==> flow/design.v <==
module gamma_mem (
    input logic [4:0] iter,
    output logic [15:0] gamma
);
    assign gamma =  (iter == 5'h0) ? 16'h8000 :
                    (iter == 5'h1) ? 16'h4b90 :
                    (iter == 5'h2) ? 16'h27ed :
                    (iter == 5'h3) ? 16'h1444 :
                    (iter == 5'h4) ? 16'h0a2c :
                    (iter == 5'h5) ? 16'h0517 :
                    (iter == 5'h6) ? 16'h028b :
                    (iter == 5'h7) ? 16'h0145 :
                    (iter == 5'h8) ? 16'h00a2 :
                    (iter == 5'h9) ? 16'h0051 :
                    (iter == 5'ha) ? 16'h0028 :
                    (iter == 5'hb) ? 16'h0014 :
                    (iter == 5'hc) ? 16'h000a :
                    (iter == 5'hd) ? 16'h0005 :
                    (iter == 5'he) ? 16'h0002 :
                    (iter == 5'hf) ? 16'h0001 : 
                                     16'h0000;
endmodule
module signed_lte (
    output logic out, 
    input logic [17:0] opA, 
    input logic [17:0] opB
    );
        assign out = opA[17] ? opB[17] ? opA <=  opB  
                                       : 1           
                             : opB[17] ? 0           
                                       : opA <= opB;  
endmodule
module cordic #(
    parameter D_WIDTH = 16,
    parameter Q_BITS  = 13
)(
    input  logic [15:0] theta,
    input  logic in_valid,
    output logic ready,
    output logic out_valid,
    output logic signed [15:0] sin,
    output logic signed [15:0] cos,
    input logic clk,
    input logic rstb
);
    localparam MAX_ITER = 16;
    reg [4:0] iter;
    reg [1:0] state;
    reg signed [17:0] theta_store;
    reg        [1 :0] domain;
    reg signed [17:0] theta_iter;
    reg signed [17:0] vec [1:0];
    wire [15:0] gamma_i;
    wire sigma;
    always @ (posedge clk or negedge rstb) begin
        if (!rstb) begin
            iter <= 0;
            state <= 0;
            vec[0] <= 18'hffff;
            vec[1] <= 18'h0;
            theta_store <= 18'h0;
            theta_iter  <= 18'h0;
            domain      <= 2'b00;
            ready <= 1;
            out_valid <= 0;
            sin <= 16'h0;
            cos <= 16'h0;
        end else begin
            case (state)
                0 : begin  
                        out_valid <= 0;
                        if (in_valid) begin
                            theta_store[15:0]   <=  (theta[15:14] == 2'b00) ? (theta << 2)             :
                                                    (theta[15:14] == 2'b01) ? (16'h7fff - theta) << 2  :
                                                    (theta[15:14] == 2'b10) ? (theta - 16'h7fff) << 2  :
                                                    (theta[15:14] == 2'b11) ? (16'hffff - theta) << 2  :
                                                    0;
                            domain              <= theta[15:14];
                            theta_store[17:16]  <= 0;
                            state               <= 1;
                            out_valid   <= 0;
                            ready       <= 0;
                            sin         <= 16'h0;
                            cos         <= 16'h0;
                        end
                    end
                1 : begin  
                    if (iter == MAX_ITER) begin
                        iter        <= 0;
                        theta_iter  <= 0;
                        cos     <=  (domain == 2'b00) || (domain == 2'b11)          ? 
                                    (vec[0] * 39797) >>> (17 + 15 - Q_BITS)         :
                                    ~((vec[0] * 39797) >>> (17 + 15 - Q_BITS)) + 1  ;
                        sin     <=  (domain == 2'b00) || (domain == 2'b01)          ? 
                                    (vec[1] * 39797) >>> (17 + 15 - Q_BITS)         :
                                    ~((vec[1] * 39797) >>> (17 + 15 - Q_BITS)) + 1  ;
                        vec[0]  <= 18'hffff;
                        vec[1]  <= 18'h0;
                        state       <= 0;
                        out_valid   <= 1;
                        ready       <= 1;
                    end else begin
                        iter        <=  iter + 1;
                        theta_iter  <=  (sigma)  ? 
                                            theta_iter + gamma_i    :
                                            theta_iter - gamma_i;
                        vec[0]      <=  (sigma)  ?
                                        vec[0] - ( (vec[1][17] ? ~(18'h3ffff >> iter) : 18'h0) | vec[1] >> iter)    :
                                        vec[0] + ( (vec[1][17] ? ~(18'h3ffff >> iter) : 18'h0) | vec[1] >> iter);
                        vec[1]      <=  (sigma)  ?
                                        vec[1] + ( (vec[0][17] ? ~(18'h3ffff >> iter) : 18'h0) | vec[0] >> iter)    :
                                        vec[1] - ( (vec[0][17] ? ~(18'h3ffff >> iter) : 18'h0) | vec[0] >> iter);
                    end
                end
                default : begin
                    iter <= 0;
                    state <= 0;
                    vec[0] <= 17'hffff;
                    vec[1] <= 17'h0;
                    theta_store <= 17'h0;
                    theta_iter  <= 17'h0;
                    ready <= 1;
                    out_valid <= 0;
                    sin <= 16'h0;
                    cos <= 16'h0;
                end
            endcase
        end
    end  
    gamma_mem gm0 (.iter(iter), .gamma(gamma_i));
    signed_lte slte0 (.out(sigma), .opA(theta_iter), .opB(theta_store));
endmodule
module mul #(
  parameter D_WIDTH = 19,
  parameter Q_BITS = 15
) (
  input logic clk,
  input logic signed [D_WIDTH-1:0] a, b,
  output logic signed [D_WIDTH-1:0] out
  );
logic signed [2*D_WIDTH-1:0] multiply;
assign multiply = a * b;
assign out = multiply >>> Q_BITS;
endmodule
module matmul_stage #(
  parameter D_WIDTH = 19,
  parameter Q_BITS = 15
) (
  input logic clk, rstb,
  input logic signed [D_WIDTH-1:0] a_in, b_in, c_in, d_in, e_in, f_in,
  input logic start,
  output logic signed [D_WIDTH-1:0] alpha, beta,
  output logic done
);
enum logic [2:0] {IDLE, MATH0, MATH1, MATH2, MATH3, MATH4, FINISH} state, next_state;
logic signed [D_WIDTH-1:0] a_pass, b_pass, out_pass;   
logic signed [D_WIDTH-1:0] a, a_c, b, b_c, c, c_c, d, d_c, e, e_c, f, f_c;   
logic signed [D_WIDTH-1:0] mult1, mult1_c, mult2, mult2_c;
logic signed [D_WIDTH-1:0] out1, out1_c, out2, out2_c;
mul #(
  .D_WIDTH(D_WIDTH),
  .Q_BITS(Q_BITS)
) mul_inst (
  .clk(clk),
  .a(a_pass),
  .b(b_pass),
  .out(out_pass)
);
always_ff @(posedge clk or negedge rstb) begin
  if (!rstb) begin
    a <= 0;
    b <= 0;
    c <= 0;
    d <= 0; 
    e <= 0;
    f <= 0;
    state <= IDLE;
    mult1 <= 0;
    mult2 <= 0;
    out1  <= 0;
    out2  <= 0;
  end else begin
    a <= a_c;
    b <= b_c;
    c <= c_c;
    d <= d_c;
    e <= e_c;
    f <= f_c;
    state <= next_state;
    mult1 <= mult1_c;
    mult2 <= mult2_c;
    out1  <= out1_c;
    out2  <= out2_c;
  end
end
always_comb begin
  a_c = a;
  b_c = b;
  c_c = c;
  d_c = d;
  e_c = e;
  f_c = f;
  next_state = state;
  mult1_c    = mult1;
  mult2_c    = mult2;
  out1_c     = out1;
  out2_c     = out2;
  a_pass = 0;
  b_pass = 0;
  alpha = 0;
  beta  = 0;
  done  = 0;
  case(state)
    IDLE: begin
      if(start) begin
        a_c = a_in;
        b_c = b_in;
        c_c = c_in;
        d_c = d_in;
        e_c = e_in;
        f_c = f_in;
        next_state = MATH0;
      end
    end
    MATH0: begin
      a_pass     = a;
      b_pass     = e;
      mult1_c    = out_pass;
      next_state = MATH1;
    end
    MATH1: begin
      a_pass     = b;
      b_pass     = f;
      mult2_c    = out_pass;
      next_state = MATH2;
    end
    MATH2: begin
      a_pass     = c;
      b_pass     = e;
      mult1_c    = out_pass;
      out1_c     = mult1 + mult2;
      next_state = MATH3;
    end
    MATH3: begin
      a_pass     = d;
      b_pass     = f;
      mult2_c    = out_pass;
      next_state = MATH4;
    end
    MATH4: begin
      out2_c     = mult1 + mult2;
      next_state = FINISH;
    end
    FINISH: begin
      alpha      = out1;
      beta       = out2;
      done       = 1;
      next_state = IDLE;
    end
  endcase;
end
endmodule
module matmul #(
  parameter D_WIDTH = 19,
  parameter Q_BITS = 15
) (
  input logic clk, rstb,
  input logic signed [D_WIDTH-1:0] a_in, b_in, sin_in, cos_in,
  input logic start,
  input logic [1:0] op_in,
  output logic signed [D_WIDTH-1:0] a_out, b_out,
  output logic done
);
localparam logic signed [D_WIDTH-1:0] one_div_sqrt_3 = 0.5773502692 * (2**Q_BITS);
localparam logic signed [D_WIDTH-1:0] two_div_sqrt_3 = 1.1547005384 * (2**Q_BITS);
localparam logic signed [D_WIDTH-1:0] neg_one_div_2 = -0.5 * (2**Q_BITS);
localparam logic signed [D_WIDTH-1:0] sqrt_3_div_2 = 0.8660254038 * (2**Q_BITS);
localparam logic signed [D_WIDTH-1:0] one_quantized = 1 * (2**Q_BITS);
logic signed [D_WIDTH-1:0] a_pass, b_pass, c_pass, d_pass, e_pass, f_pass;
logic signed [D_WIDTH-1:0] alpha_pass, beta_pass;
logic start_pass, done_pass;
logic signed [D_WIDTH-1:0] a, a_c, b, b_c, sin, sin_c, cos, cos_c;
logic [1:0] op, op_c;
enum logic [1:0] {IDLE, SET, WAIT} state, next_state;
matmul_stage #(
  .D_WIDTH(D_WIDTH),
  .Q_BITS(Q_BITS)
) matmul_stage_inst(
  .clk(clk),
  .rstb(rstb),
  .a_in(a_pass),
  .b_in(b_pass),
  .c_in(c_pass),
  .d_in(d_pass),
  .e_in(e_pass),
  .f_in(f_pass),
  .start(start_pass),
  .alpha(alpha_pass),
  .beta(beta_pass),
  .done(done_pass)
);
always_ff @(posedge clk or negedge rstb) begin
  if (!rstb) begin
    a     <= 0;
    b     <= 0;
    sin   <= 0;
    cos   <= 0;
    op    <= 0;
    state <= IDLE;
  end else begin
    a     <= a_c;
    b     <= b_c;
    sin   <= sin_c;
    cos   <= cos_c;
    op    <= op_c;
    state <= next_state;
  end
end
always_comb begin
  a_c   = a;
  b_c   = b;
  sin_c = sin;
  cos_c = cos;
  op_c  = op;
  next_state = state;
  start_pass = 0;
  a_pass = 0;
  b_pass = 0;
  c_pass = 0;
  d_pass = 0;
  e_pass = 0;
  f_pass = 0;
  done = 0;
  a_out = 0;
  b_out = 0;
  case(state)
    IDLE: begin
      if (start) begin
        a_c = a_in;
        b_c = b_in;
        sin_c = sin_in;
        cos_c = cos_in;
        op_c = op_in;
        next_state = SET;
      end
    end
    SET: begin
      start_pass = 1;
      next_state = WAIT;
      if(op[1]) begin  
        a_pass = cos;
        d_pass = cos;
        e_pass = a;
        f_pass = b;
        if(op[0]) begin  
          b_pass = -sin;
          c_pass = sin; 
        end else begin   
          b_pass = sin;
          c_pass = -sin;
        end
      end else begin   
        a_pass = one_quantized;
        b_pass = 0;
        e_pass = a;
        f_pass = b;
        if(op[0]) begin  
          c_pass = neg_one_div_2;
          d_pass = sqrt_3_div_2;
        end else begin  
          c_pass = one_div_sqrt_3;
          d_pass = two_div_sqrt_3;
        end
      end
    end
    WAIT: begin
      if (done_pass) begin
        a_out = alpha_pass;
        b_out = beta_pass;
        done  = 1;
        next_state = IDLE;
      end
    end
  endcase
end
endmodule
module mult #(
    parameter D_WIDTH = 16,
    parameter Q_BITS  = 13
) (
    input signed [D_WIDTH-1:0] a,
    input signed [D_WIDTH-1:0] b,
    output signed [D_WIDTH-1:0] out
);
    wire signed [2*D_WIDTH-1:0] out_full;
    assign out_full = a * b;
    assign out = out_full[D_WIDTH+Q_BITS-1 : Q_BITS];
endmodule
module pid #(
    parameter D_WIDTH = 16,
    parameter Q_BITS = 13
) (
    input logic                         clk,
    input logic                         rstb,
    input logic                         clear,
    input logic                         iterate_enable,
    input logic signed  [D_WIDTH-1:0]   kp,
    input logic signed  [D_WIDTH-1:0]   ki,
    input logic signed  [D_WIDTH-1:0]   target,
    input logic signed  [D_WIDTH-1:0]   measurement,
    output logic signed [D_WIDTH-1:0]   out,   
    output logic                        out_valid
);
    reg signed  [D_WIDTH-1:0]   mult_a, mult_b;
    wire signed [D_WIDTH-1:0]   mult_out;
    reg         [3:0]           state;
    reg signed  [D_WIDTH-1:0]   curr_error, prev_error;
    reg signed  [D_WIDTH-1:0]   curr_int,   prev_int;    
    always @ (posedge clk or negedge rstb) begin
        if (!rstb) begin
            state       <= 0;
            out         <= 0;
            out_valid   <= 0;
            curr_error  <= 0;
            curr_int    <= 0;
            prev_error  <= 0;
            prev_int    <= 0;
            mult_a      <= 0;
            mult_b      <= 0;
        end else if (clear) begin
            state       <= 0;
            out         <= 0;
            out_valid   <= 0;
            curr_error  <= 0;
            curr_int    <= 0;
            prev_error  <= 0;
            prev_int    <= 0;
            mult_a      <= 0;
            mult_b      <= 0;
        end else begin
            case (state)
                0 : begin  
                    out_valid <= 0;
                    if (iterate_enable) 
                        state <= 1;
                end
                1 : begin  
                    curr_error  <= target - measurement;  
                    mult_a      <= kp;
                    mult_b      <= target - measurement;
                    state <= 2;
                end
                2 : begin  
                    out         <= mult_out;  
                    curr_int    <= curr_error + prev_error;  
                    prev_error  <= curr_error;  
                    mult_a      <= ki;
                    mult_b      <= curr_error + prev_error;
                    state       <= 3;
                end
                3 : begin  
                    curr_int <= mult_out;  
                    state   <= 4;
                end
                4 : begin  
                    curr_int <= curr_int + prev_int;  
                    state   <= 5;
                end
                5 : begin  
                    prev_int    <= curr_int;  
                    out         <= out + curr_int;  
                    out_valid   <= 1;
                    state       <= 0;
                end
                default : begin  
                    state       <= 0;
                    out         <= 0;
                    out_valid   <= 0;
                    curr_error  <= 0;
                    curr_int    <= 0;
                    prev_error  <= 0;
                    prev_int    <= 0;
                    mult_a      <= 0;
                    mult_b      <= 0;
                end                
            endcase
        end
    end
    mult #(
        .D_WIDTH    (D_WIDTH),
        .Q_BITS     (Q_BITS)
    ) mult0 (
        .a      (mult_a),
        .b      (mult_b),
        .out    (mult_out)
    );
endmodule
module v_to_t #(
    parameter D_WIDTH = 16,
    parameter Q_BITS = 13
)(
    input logic [D_WIDTH - 1 : 0] v,
    input logic [D_WIDTH - 1 : 0] top,
    output logic [D_WIDTH - 1 : 0] t
);
    wire [    D_WIDTH - 1 : 0] diff;
    wire [2 * D_WIDTH - 1 : 0] t_long;
    assign diff = ({1'b0, {(D_WIDTH - 1){1'b1}}} - v);
    assign t_long = top * diff;
    assign t = t_long[2 * D_WIDTH - 1 : D_WIDTH];
endmodule
module svm #(
    parameter D_WIDTH = 16,
    parameter Q_BITS = 13
)(
    output logic pwmA, 
    output logic pwmB, 
    output logic pwmC, 
    output logic halt,
    input  logic [D_WIDTH - 1 : 0] vA, 
    input  logic [D_WIDTH - 1 : 0] vB, 
    input  logic [D_WIDTH - 1 : 0] vC, 
    input  logic [D_WIDTH - 1 : 0] periodTop,
    input  logic in_valid,
    output logic out_valid,
    input  logic clk, 
    input  logic rstb
);
    reg [2:0] state;
    reg [D_WIDTH - 1 : 0] counter;
    reg [D_WIDTH - 1 : 0] delta;
    reg rising, calc_ready;
    reg [D_WIDTH - 1 : 0] vA_store, vB_store, vC_store;
    reg [D_WIDTH - 1 : 0] tA, tB, tC;
    wire [D_WIDTH - 1 : 0] v_pass, t_pass;
    wire pwmA_c, pwmB_c, pwmC_c;
    assign v_pass = (state == 1) ? vA :
                    (state == 2) ? vB :
                    (state == 3) ? vC :
                    0;
    assign pwmA_c = calc_ready & (counter >= tA);
    assign pwmB_c = calc_ready & (counter >= tB);
    assign pwmC_c = calc_ready & (counter >= tC);
    assign halt = counter == 0;
    always @ (posedge clk or negedge rstb) begin
        if (!rstb) begin
            counter   <= 0;
            delta     <= 1;
            rising    <= 1;
            out_valid <= 0;
            state     <= 0;
            tA      <= 0;
            tB      <= 0;
            tC      <= 0;
            vA_store <= 0;
            vB_store <= 0;
            vC_store <= 0;
            pwmA    <= 0;
            pwmB    <= 0;
            pwmC    <= 0;
            calc_ready <= 0;
        end else begin
            case (state)
                0 : begin
                    out_valid <= 0;
                    if (in_valid) begin
                        state <= 1;
                        delta <= 1;
                        vA_store <= vA;
                        vB_store <= vB;
                        vC_store <= vC;
                    end
                end
                1 : begin
                    tA <= t_pass;
                    state <= 2;
                end
                2 : begin
                    tB <= t_pass;
                    state <= 3;
                end
                3 : begin
                    tC <= t_pass;
                    state <= 4;
                    calc_ready <= 1;
                end
                4 : begin
                    if (!rising & counter == 1) begin
                        counter     <= 0;
                        state       <= 0;
                        out_valid   <= 1;
                        calc_ready  <= 0;
                        pwmA    <= 0;
                        pwmB    <= 0;
                        pwmC    <= 0;
                    end
                    pwmA    <= pwmA_c;
                    pwmB    <= pwmB_c;
                    pwmC    <= pwmC_c;
                    counter <= counter + delta;
                    delta <=    rising ?    (counter == periodTop - 1)  ? ~delta + 1 : delta     
                                :
                                            (counter == 1)              ? ~delta + 1 : delta;    
                    rising <=   rising ?    (counter == periodTop - 1)  ? ~rising : rising     
                                :
                                            (counter == 1)              ? ~rising : rising;    
                end
                default : begin
                    counter   <= 0;
                    delta     <= 1;
                    rising    <= 1;
                    out_valid <= 0;
                    state     <= 0;
                    tA      <= 0;
                    tB      <= 0;
                    tC      <= 0;
                    vA_store <= 0;
                    vB_store <= 0;
                    vC_store <= 0;
                    pwmA    <= 0;
                    pwmB    <= 0;
                    pwmC    <= 0;
                    calc_ready <= 0;
                end
            endcase
        end
    end
    v_to_t #(
        .D_WIDTH (D_WIDTH)
    ) v2t0 (
        .v   (v_pass),
        .top (periodTop),
        .t   (t_pass)
    );
endmodule
module top #(
    parameter D_WIDTH = 16,
    parameter Q_BITS  = 13
)(
  input logic [D_WIDTH - 1 : 0] angle_in,
  input logic signed [D_WIDTH - 1 : 0] currA_in,
  input logic signed [D_WIDTH - 1 : 0] currB_in,
  input logic signed [D_WIDTH - 1 : 0] currC_in,
  input logic signed [D_WIDTH - 1 : 0] currT_in,
  input logic        [D_WIDTH - 1 : 0] periodTop,
  output logic pwmA_out,
  output logic pwmB_out,
  output logic pwmC_out,
  input logic signed [D_WIDTH - 1 : 0]  kpd, kpq,
  input logic signed [D_WIDTH - 1 : 0]  kid, kiq,
  input logic clear_pid,
  input  logic clk,
  input  logic rstb,
  input  logic valid,
  output logic ready
);
  reg [         15 : 0] angle_r;
  reg [D_WIDTH - 1 : 0] currA_r;
  reg [D_WIDTH - 1 : 0] currB_r;
  reg [D_WIDTH - 1 : 0] currC_r;
  reg [D_WIDTH - 1 : 0] currT_r;
  reg [         15 : 0] periodTop_r;
  reg [4:0]             state;
  reg  [D_WIDTH - 1 : 0] a_in_matmul;
  reg  [D_WIDTH - 1 : 0] b_in_matmul;
  reg  [1:0]             op_in_matmul;
  wire [D_WIDTH - 1 : 0] a_out_matmul;
  wire [D_WIDTH - 1 : 0] b_out_matmul;
  reg [D_WIDTH - 1 : 0] c_out_calc;
  reg [D_WIDTH - 1 : 0] park_d_r, park_q_r;
  reg [D_WIDTH - 1 : 0] va_r, vb_r;
  wire    cordic_out_valid;
  wire    matmul_out_valid;
  wire    pid_d_out_valid;
  wire    pid_q_out_valid;
  wire    svm_out_valid;
  reg     cordic_done;
  reg     clarke_done;
  reg     pid_d_done;
  reg     pid_q_done;
  wire    [         15 : 0] sin, cos;
  wire    [D_WIDTH - 1 : 0] pid_d_out, pid_q_out;
  reg     start_cordic;
  reg     start_matmul;
  reg     start_PID;
  reg     start_svm;
  always @(posedge clk or negedge rstb) begin
    if (!rstb) begin
      angle_r       <= 0;
      currA_r       <= 0;
      currB_r       <= 0;
      currC_r       <= 0;
      currT_r       <= 0;
      periodTop_r   <= 0;
      state         <= 0;
      ready         <= 1;
      start_cordic  <= 0;
      start_matmul  <= 0;
      start_PID     <= 0;
      start_svm     <= 0;
      clarke_done   <= 0;
      cordic_done   <= 0;
      pid_d_done    <= 0;
      pid_q_done    <= 0;
      a_in_matmul   <= 0;
      b_in_matmul   <= 0;
      op_in_matmul  <= 0;
      c_out_calc    <= 0;
      park_d_r      <= 0;
      park_q_r      <= 0;
      va_r          <= 0;
      vb_r          <= 0;
    end else begin
      case (state)
        0 : begin  
          if (valid) begin
            angle_r     <= angle_in;
            currA_r     <= currA_in;
            currB_r     <= currB_in;
            currC_r     <= currC_in;
            currT_r     <= currT_in;
            periodTop_r <= periodTop[15:0];
            state <= 1;
            ready <= 0;
            op_in_matmul  <= 0;
            a_in_matmul   <= currA_in;
            b_in_matmul   <= currB_in;
            start_cordic  <= 1;
            start_matmul  <= 1;
          end
        end
        1 : begin  
          start_cordic  <= 0;
          start_matmul  <= 0;
          if  ((clarke_done      && cordic_out_valid) || 
               (cordic_done      && matmul_out_valid) || 
               (matmul_out_valid && cordic_out_valid)) begin
            clarke_done <= 0;
            cordic_done <= 0;
            op_in_matmul  <= 2;
            a_in_matmul   <= a_out_matmul;
            b_in_matmul   <= b_out_matmul;
            start_matmul <= 1;
            state <= 2;
          end else begin
            clarke_done <= matmul_out_valid ? 1 : clarke_done;
            cordic_done <= cordic_out_valid ? 1 : cordic_done;
          end
        end
        2 : begin  
          start_matmul <= 0;
          if (matmul_out_valid) begin
            park_d_r  <= a_out_matmul;
            park_q_r  <= b_out_matmul;
            start_PID <= 1;
            state <= 3;
          end
        end
        3 : begin  
          start_PID <= 0;
          if (pid_d_out_valid) begin
            op_in_matmul  <= 3;
            a_in_matmul   <= pid_d_out;
            b_in_matmul   <= pid_q_out;
            start_matmul <= 1;
            state <= 4;
          end
        end
        4 : begin  
          start_matmul  <= 0;
          if (matmul_out_valid) begin
            op_in_matmul  <= 1;
            a_in_matmul   <= a_out_matmul;
            b_in_matmul   <= b_out_matmul;
            start_matmul <= 1;
            state <= 5;
          end
        end
        5 : begin  
          start_matmul  <= 0;
          if (matmul_out_valid) begin
            c_out_calc <= - a_out_matmul - b_out_matmul;
            va_r       <= a_out_matmul;
            vb_r       <= b_out_matmul;
            start_svm <= 1;
            state <= 6;
          end
        end
        6 : begin  
          start_svm <= 0;
          if (svm_out_valid) begin
            state <= 0;
            ready <= 1;
          end
        end
        default : begin  
          angle_r       <= 0;
          currA_r       <= 0;
          currB_r       <= 0;
          currC_r       <= 0;
          currT_r       <= 0;
          periodTop_r   <= 0;
          state         <= 0;
          ready         <= 1;
          start_cordic  <= 0;
          start_matmul  <= 0;
          start_PID     <= 0;
          start_svm     <= 0;
          clarke_done   <= 0;
          cordic_done   <= 0;
          a_in_matmul   <= 0;
          b_in_matmul   <= 0;
          op_in_matmul  <= 0;
          c_out_calc    <= 0;
        end
      endcase
    end
  end
    matmul #(
    .D_WIDTH  (D_WIDTH),
    .Q_BITS   (Q_BITS)
  ) matmul0 (
    .clk     (clk),
    .rstb    (rstb),
    .a_in    (a_in_matmul),
    .b_in    (b_in_matmul),
    .sin_in  (sin),
    .cos_in  (cos),
    .start   (start_matmul),
    .op_in   (op_in_matmul),
    .a_out   (a_out_matmul),
    .b_out   (b_out_matmul),
    .done    (matmul_out_valid)
  );
  svm #(
    .D_WIDTH    (D_WIDTH),
    .Q_BITS     (Q_BITS)
  ) svm0 (
    .pwmA       (pwmA_out), 
    .pwmB       (pwmB_out), 
    .pwmC       (pwmC_out), 
    .halt       (),
    .vA         (va_r), 
    .vB         (vb_r), 
    .vC         (c_out_calc), 
    .periodTop  (periodTop_r),
    .in_valid   (start_svm),
    .out_valid  (svm_out_valid),
    .clk        (clk), 
    .rstb       (rstb)
  );
  cordic #(
    .D_WIDTH  (D_WIDTH),
    .Q_BITS   (Q_BITS)
  ) cordic0 (
    .theta      (angle_r),
    .in_valid   (start_cordic),
    .ready      (),
    .out_valid  (cordic_out_valid),
    .sin        (sin),
    .cos        (cos),
    .clk        (clk),
    .rstb       (rstb)
  );
  pid #(
    .D_WIDTH    (D_WIDTH),
    .Q_BITS     (Q_BITS)
  ) pid_d (
    .clk            (clk),
    .rstb           (rstb),
    .clear          (clear_pid),
    .iterate_enable (start_PID),
    .kp             (kpd),
    .ki             (kid),
    .target         (16'b0),
    .measurement    (park_d_r),
    .out            (pid_d_out),
    .out_valid      (pid_d_out_valid)        
  );
  pid #(
    .D_WIDTH    (D_WIDTH),
    .Q_BITS     (Q_BITS)
  ) pid_q (
    .clk            (clk),
    .rstb           (rstb),
    .clear          (clear_pid),
    .iterate_enable (start_PID),
    .kp             (kpq),
    .ki             (kiq),
    .target         (currT_r),
    .measurement    (park_q_r),
    .out            (pid_q_out),
    .out_valid      (pid_q_out_valid)        
  );
endmodule
# From RTL to reports: top
# Tool output for the design above, in the order of the flow.
# Line numbers count from 1 in the design file above.
# Operators carry their Yosys type and port widths (W data, S select, Z words).
# Cell names lack the library's common part.
# The mark - stands for no value.
# inputs
top_module	top
clock_port	clk
cell_library	sky130hd
lib_corner	tt_025C_1v80

# Word level
# Yosys after proc, flatten, opt, wreduce and memory -nomap, before mapping. Print and check cells are not counted.
# word_totals
ff_bits	841
out_inout_bits	4
word_cells	490
# op_classes
add_sub_neg	28
n_mul	6
n_cmp	4
equal	85
shifts	3
n_mux	193
bitwise	23
n_reduce_logical	73
# op_table
operator	count
$mul A16 B16 Y29	3
$mul A18 B17 Y32 const B	2
$mux W16	63
$pmux W16 S2	18
$mul A16 B16 Y32	1
$pmux W16 S3	7
$pmux W16 S4	3
$pmux W16 S5	2
$mux W18	8
$add A16 B16 Y16	8
$pmux W18 S2	3
$reduce_or A5 Y1	10
$ge A16 B16 Y1	3
$mux W5	9
$ne A2 B1 Y1 const B	21
$eq A5 B4 Y1 const B	8
$pmux W4 S5	2
$add A18 B18 Y18	2
$sub A18 B18 Y18	2
$or A18 B18 Y18	2
$shr A18 B5 Y18	2
$reduce_and A2 Y1	18
$reduce_or A4 Y1	9
$eq A5 B3 Y1 const B	7
$pmux W5 S7	1
$not A13 Y16	2
$sub A16 B16 Y16	2
$add A16 B2 Y16 const B	2
# Other operator kinds: 72; their cells: 195.

# Longest topological paths
# Yosys ltp: most cells in a row. Word level: on the elaborated netlist, between registers, memories and ports. Mapped: between sequential cells and ports; inverters and the memories' decode and read muxes count.
# depth
word_depth	21
abc_area	1
depth_mapped	31
mapped_depth_nobuf	30

# After synthesis
# The flow's flattened synthesis, as Yosys stat reports it; memories are mapped. The netlist is that of the ABC_AREA named above (0 if unset); the other value can give another one.
# Totals and module areas in this step are rounded.
# by_type
cell	count
fa_1	1188
dfrtp_1	820
nand2_1	3044
ha_1	893
inv_1	2670
o21ai_0	948
nand3_1	632
nor2_1	796
a21oi_1	561
clkbuf_1	364
xor2_1	117
dfstp_2	26
xnor2_1	74
o22ai_1	94
nor3_1	115
a22o_1	50
nand4_1	68
a22oi_1	55
# Not listed: further types 59, cells in them 616.
# mapped
cells	13131
mapped_area_um2	101000
ff_cells	846
buf_cells	428

# Path before layout
# Path of least setup slack by OpenSTA after synthesis, without wires, with an ideal clock, recovery checks aside; 20% of the period is set as input and as output delay. Where synthesis merged equal registers, the netlist keeps one of their names.
# synth_timing
path_kind	reg-to-reg
from	register matmul0.matmul_stage_inst.state
to	register matmul0.matmul_stage_inst.mult2[9]
clock_period_ps	10000
setup_ps	118
launch_ps	0
arrival_ps	6316
setup_slack_ps	3566
path_delay_ps	6434
driving_pins	27
n_path_buf	4
synth_period_reached_ps	6434
# "path_delay_ps" is the arrival time less input delay plus setup time.
# "driving_pins": output pins that drive a net of the path, with the launching flip-flop's if there is one; two outputs of one cell count as two.
# "synth_period_reached_ps" = period - worst setup slack (recovery checks aside). The figure is calculated, with input and output delays left at 20% of the set period.
# Where an end lacks its bit number, it is one bit of the signal, or one of the new flip-flops if synthesis recoded a state register.
# Between the ends stands the longest chain of elaborated cells between them, by number of cells; it is not shown to be the way that was timed. Of several equally long chains one is given.
# A line is the first line of the expression or statement that the cell stems from. Yosys adds cells for indexed reads and writes and turns some case tables into memories.
# synth_via
path_cell_list	dfrtp_1 buf_2 inv_1 nand2_1 buf_2 buf_1 a22oi_1 clkbuf_1 nor2_1 fa_1 inv_1 fa_1 inv_1 fa_1 fa_1 inv_1 fa_1 inv_1 fa_1 ha_1 a21oi_1 o21ai_0 a221oi_1 nand2_1 or2_2 nand3_1 nand2_1
elab_chain_cells	4
cone_cells	9
cone_classes	1 x mul; 4 x eq/ne; 2 x mux; 2 x reduce/logical
# synth_lines
item	line_no	rtl
start: declaration	155	enum logic [2:0] {IDLE, MATH0, MATH1, MATH2, MATH3, MATH4, FINISH} state, next_state;
start: assignment	177	state <= IDLE;
start: assignment	189	state <= next_state;
$eq A3 B3 Y1	213	case(state)
$reduce_or A2 Y1	-
$pmux W16 S2	213
$mul A16 B16 Y29	142	assign multiply = a * b;
end: assignment	179	mult2 <= 0;
end: assignment	191	mult2 <= mult2_c;
end: declaration	158	logic signed [D_WIDTH-1:0] mult1, mult1_c, mult2, mult2_c;

# Timing after layout
# From the final timing report of run 1: the path of least setup slack in the routed layout; clock arrival at registers is part of the times.
# The report prints the path's times to 10 ps; the period is as set.
# layout_timing
path_kind	reg-to-reg
from	register svm0.state
to	register svm0.tA[9]
clock_period_ps	14100
setup_ps	160
launch_ps	750
arrival_ps	8870
setup_slack_ps	5830
driving_pins	29
n_path_buf	1
# Where an end lacks its bit number, it is one bit of the signal, or one of the new flip-flops if synthesis recoded a state register.
# A register here has more assigning lines than the two given.
# layout_via
path_cell_list	dfrtp_1 inv_1 nand2_1 o21ai_0 o21ai_1 buf_4 inv_1 nor2_1 fa_1 inv_1 fa_1 inv_1 fa_1 inv_1 fa_1 fa_1 inv_1 fa_1 ha_1 a21oi_1 o21ai_0 nand2_1 nand2_1 a21oi_1 nand2_1 nand2_1 nand2_1 xnor2_1 o22ai_1
# layout_lines
item	line_no	rtl
start: declaration	529	reg [2:0] state;
start: assignment	551	state     <= 0;
start: assignment	567	state <= 1;
end: assignment	552	tA      <= 0;
end: assignment	575	tA <= t_pass;
end: declaration	534	reg [D_WIDTH - 1 : 0] tA, tB, tC;
# Chain of elaborated cells between the ends: none given.

# top through Yosys and OpenROAD on sky130hd: 6 stored runs, unordered, with their settings and measured results. The constraints put input and output delay at 20% of the set period each and load the outputs with 0.01 pF.
# "worst_setup_path_time_ps" means the part of the period allowed to the worst setup path (the constraints hold back 20% at inputs and 20% at outputs) less its slack; where the path has registers, the arrival times of their clocks count too.
# "total_power_mw": no workload was simulated; the value follows from the tool's default switching activity.
# "worst_setup_path_time_ps" is known to 10 ps.
# Measured values are rounded.
# Among the settings, . means not set for that run.
run	ABC_AREA	CELL_PAD_IN_SITES_DETAIL_PLACEMENT	CORE_ASPECT_RATIO	CORE_UTILIZATION	CTS_CLUSTER_SIZE	GPL_ROUTABILITY_DRIVEN	MAX_ROUTING_LAYER	MIN_ROUTING_LAYER	SETUP_SLACK_MARGIN	SLEW_MARGIN	TNS_END_PERCENT	period_ns	CAP_MARGIN	CORE_MARGIN	PLACE_DENSITY	CTS_CLUSTER_DIAMETER	CELL_PAD_IN_SITES_GLOBAL_PLACEMENT	PLACE_DENSITY_LB_ADDON	synth_area_um2	design_die_area_um2	stdcell_area_um2	worst_setup_slack_ps	total_power_mw	worst_setup_path_time_ps	worst_setup_path_type
run 1	1	1	1.04	59	57	0	met5	met1	1.47	35	5	14.1	20	2	.	.	.	.	101000	174500	108400	5829	9.889	8270	reg-to-reg
run 2	.	.	.	40	.	.	.	.	-0.39	20	.	8.74	20	2	0.6	.	.	.	94580	240400	103000	550	8.914	8190	reg-to-reg
run 3	.	1	1.83	40	.	0	met4	.	.	20	.	10.0	20	2	0.6	90	.	.	94580	240500	102700	1538	7.680	8460	reg-to-reg
run 4	.	.	.	50	.	.	.	.	.	20	.	8.74	20	2	0.6	.	.	.	94580	192700	102300	578	8.898	8160	reg-to-reg
run 5	1	.	0.58	28	.	.	met4	.	1.61	30	.	11.7	20	2	.	346	3	0.19	101000	365700	111600	3548	12.10	8150	reg-to-reg
run 6	.	.	.	54	.	0	met5	.	0.64	20	80	4.81	0	7	.	.	.	.	94580	187100	116400	-2234	16.50	7040	reg-to-reg
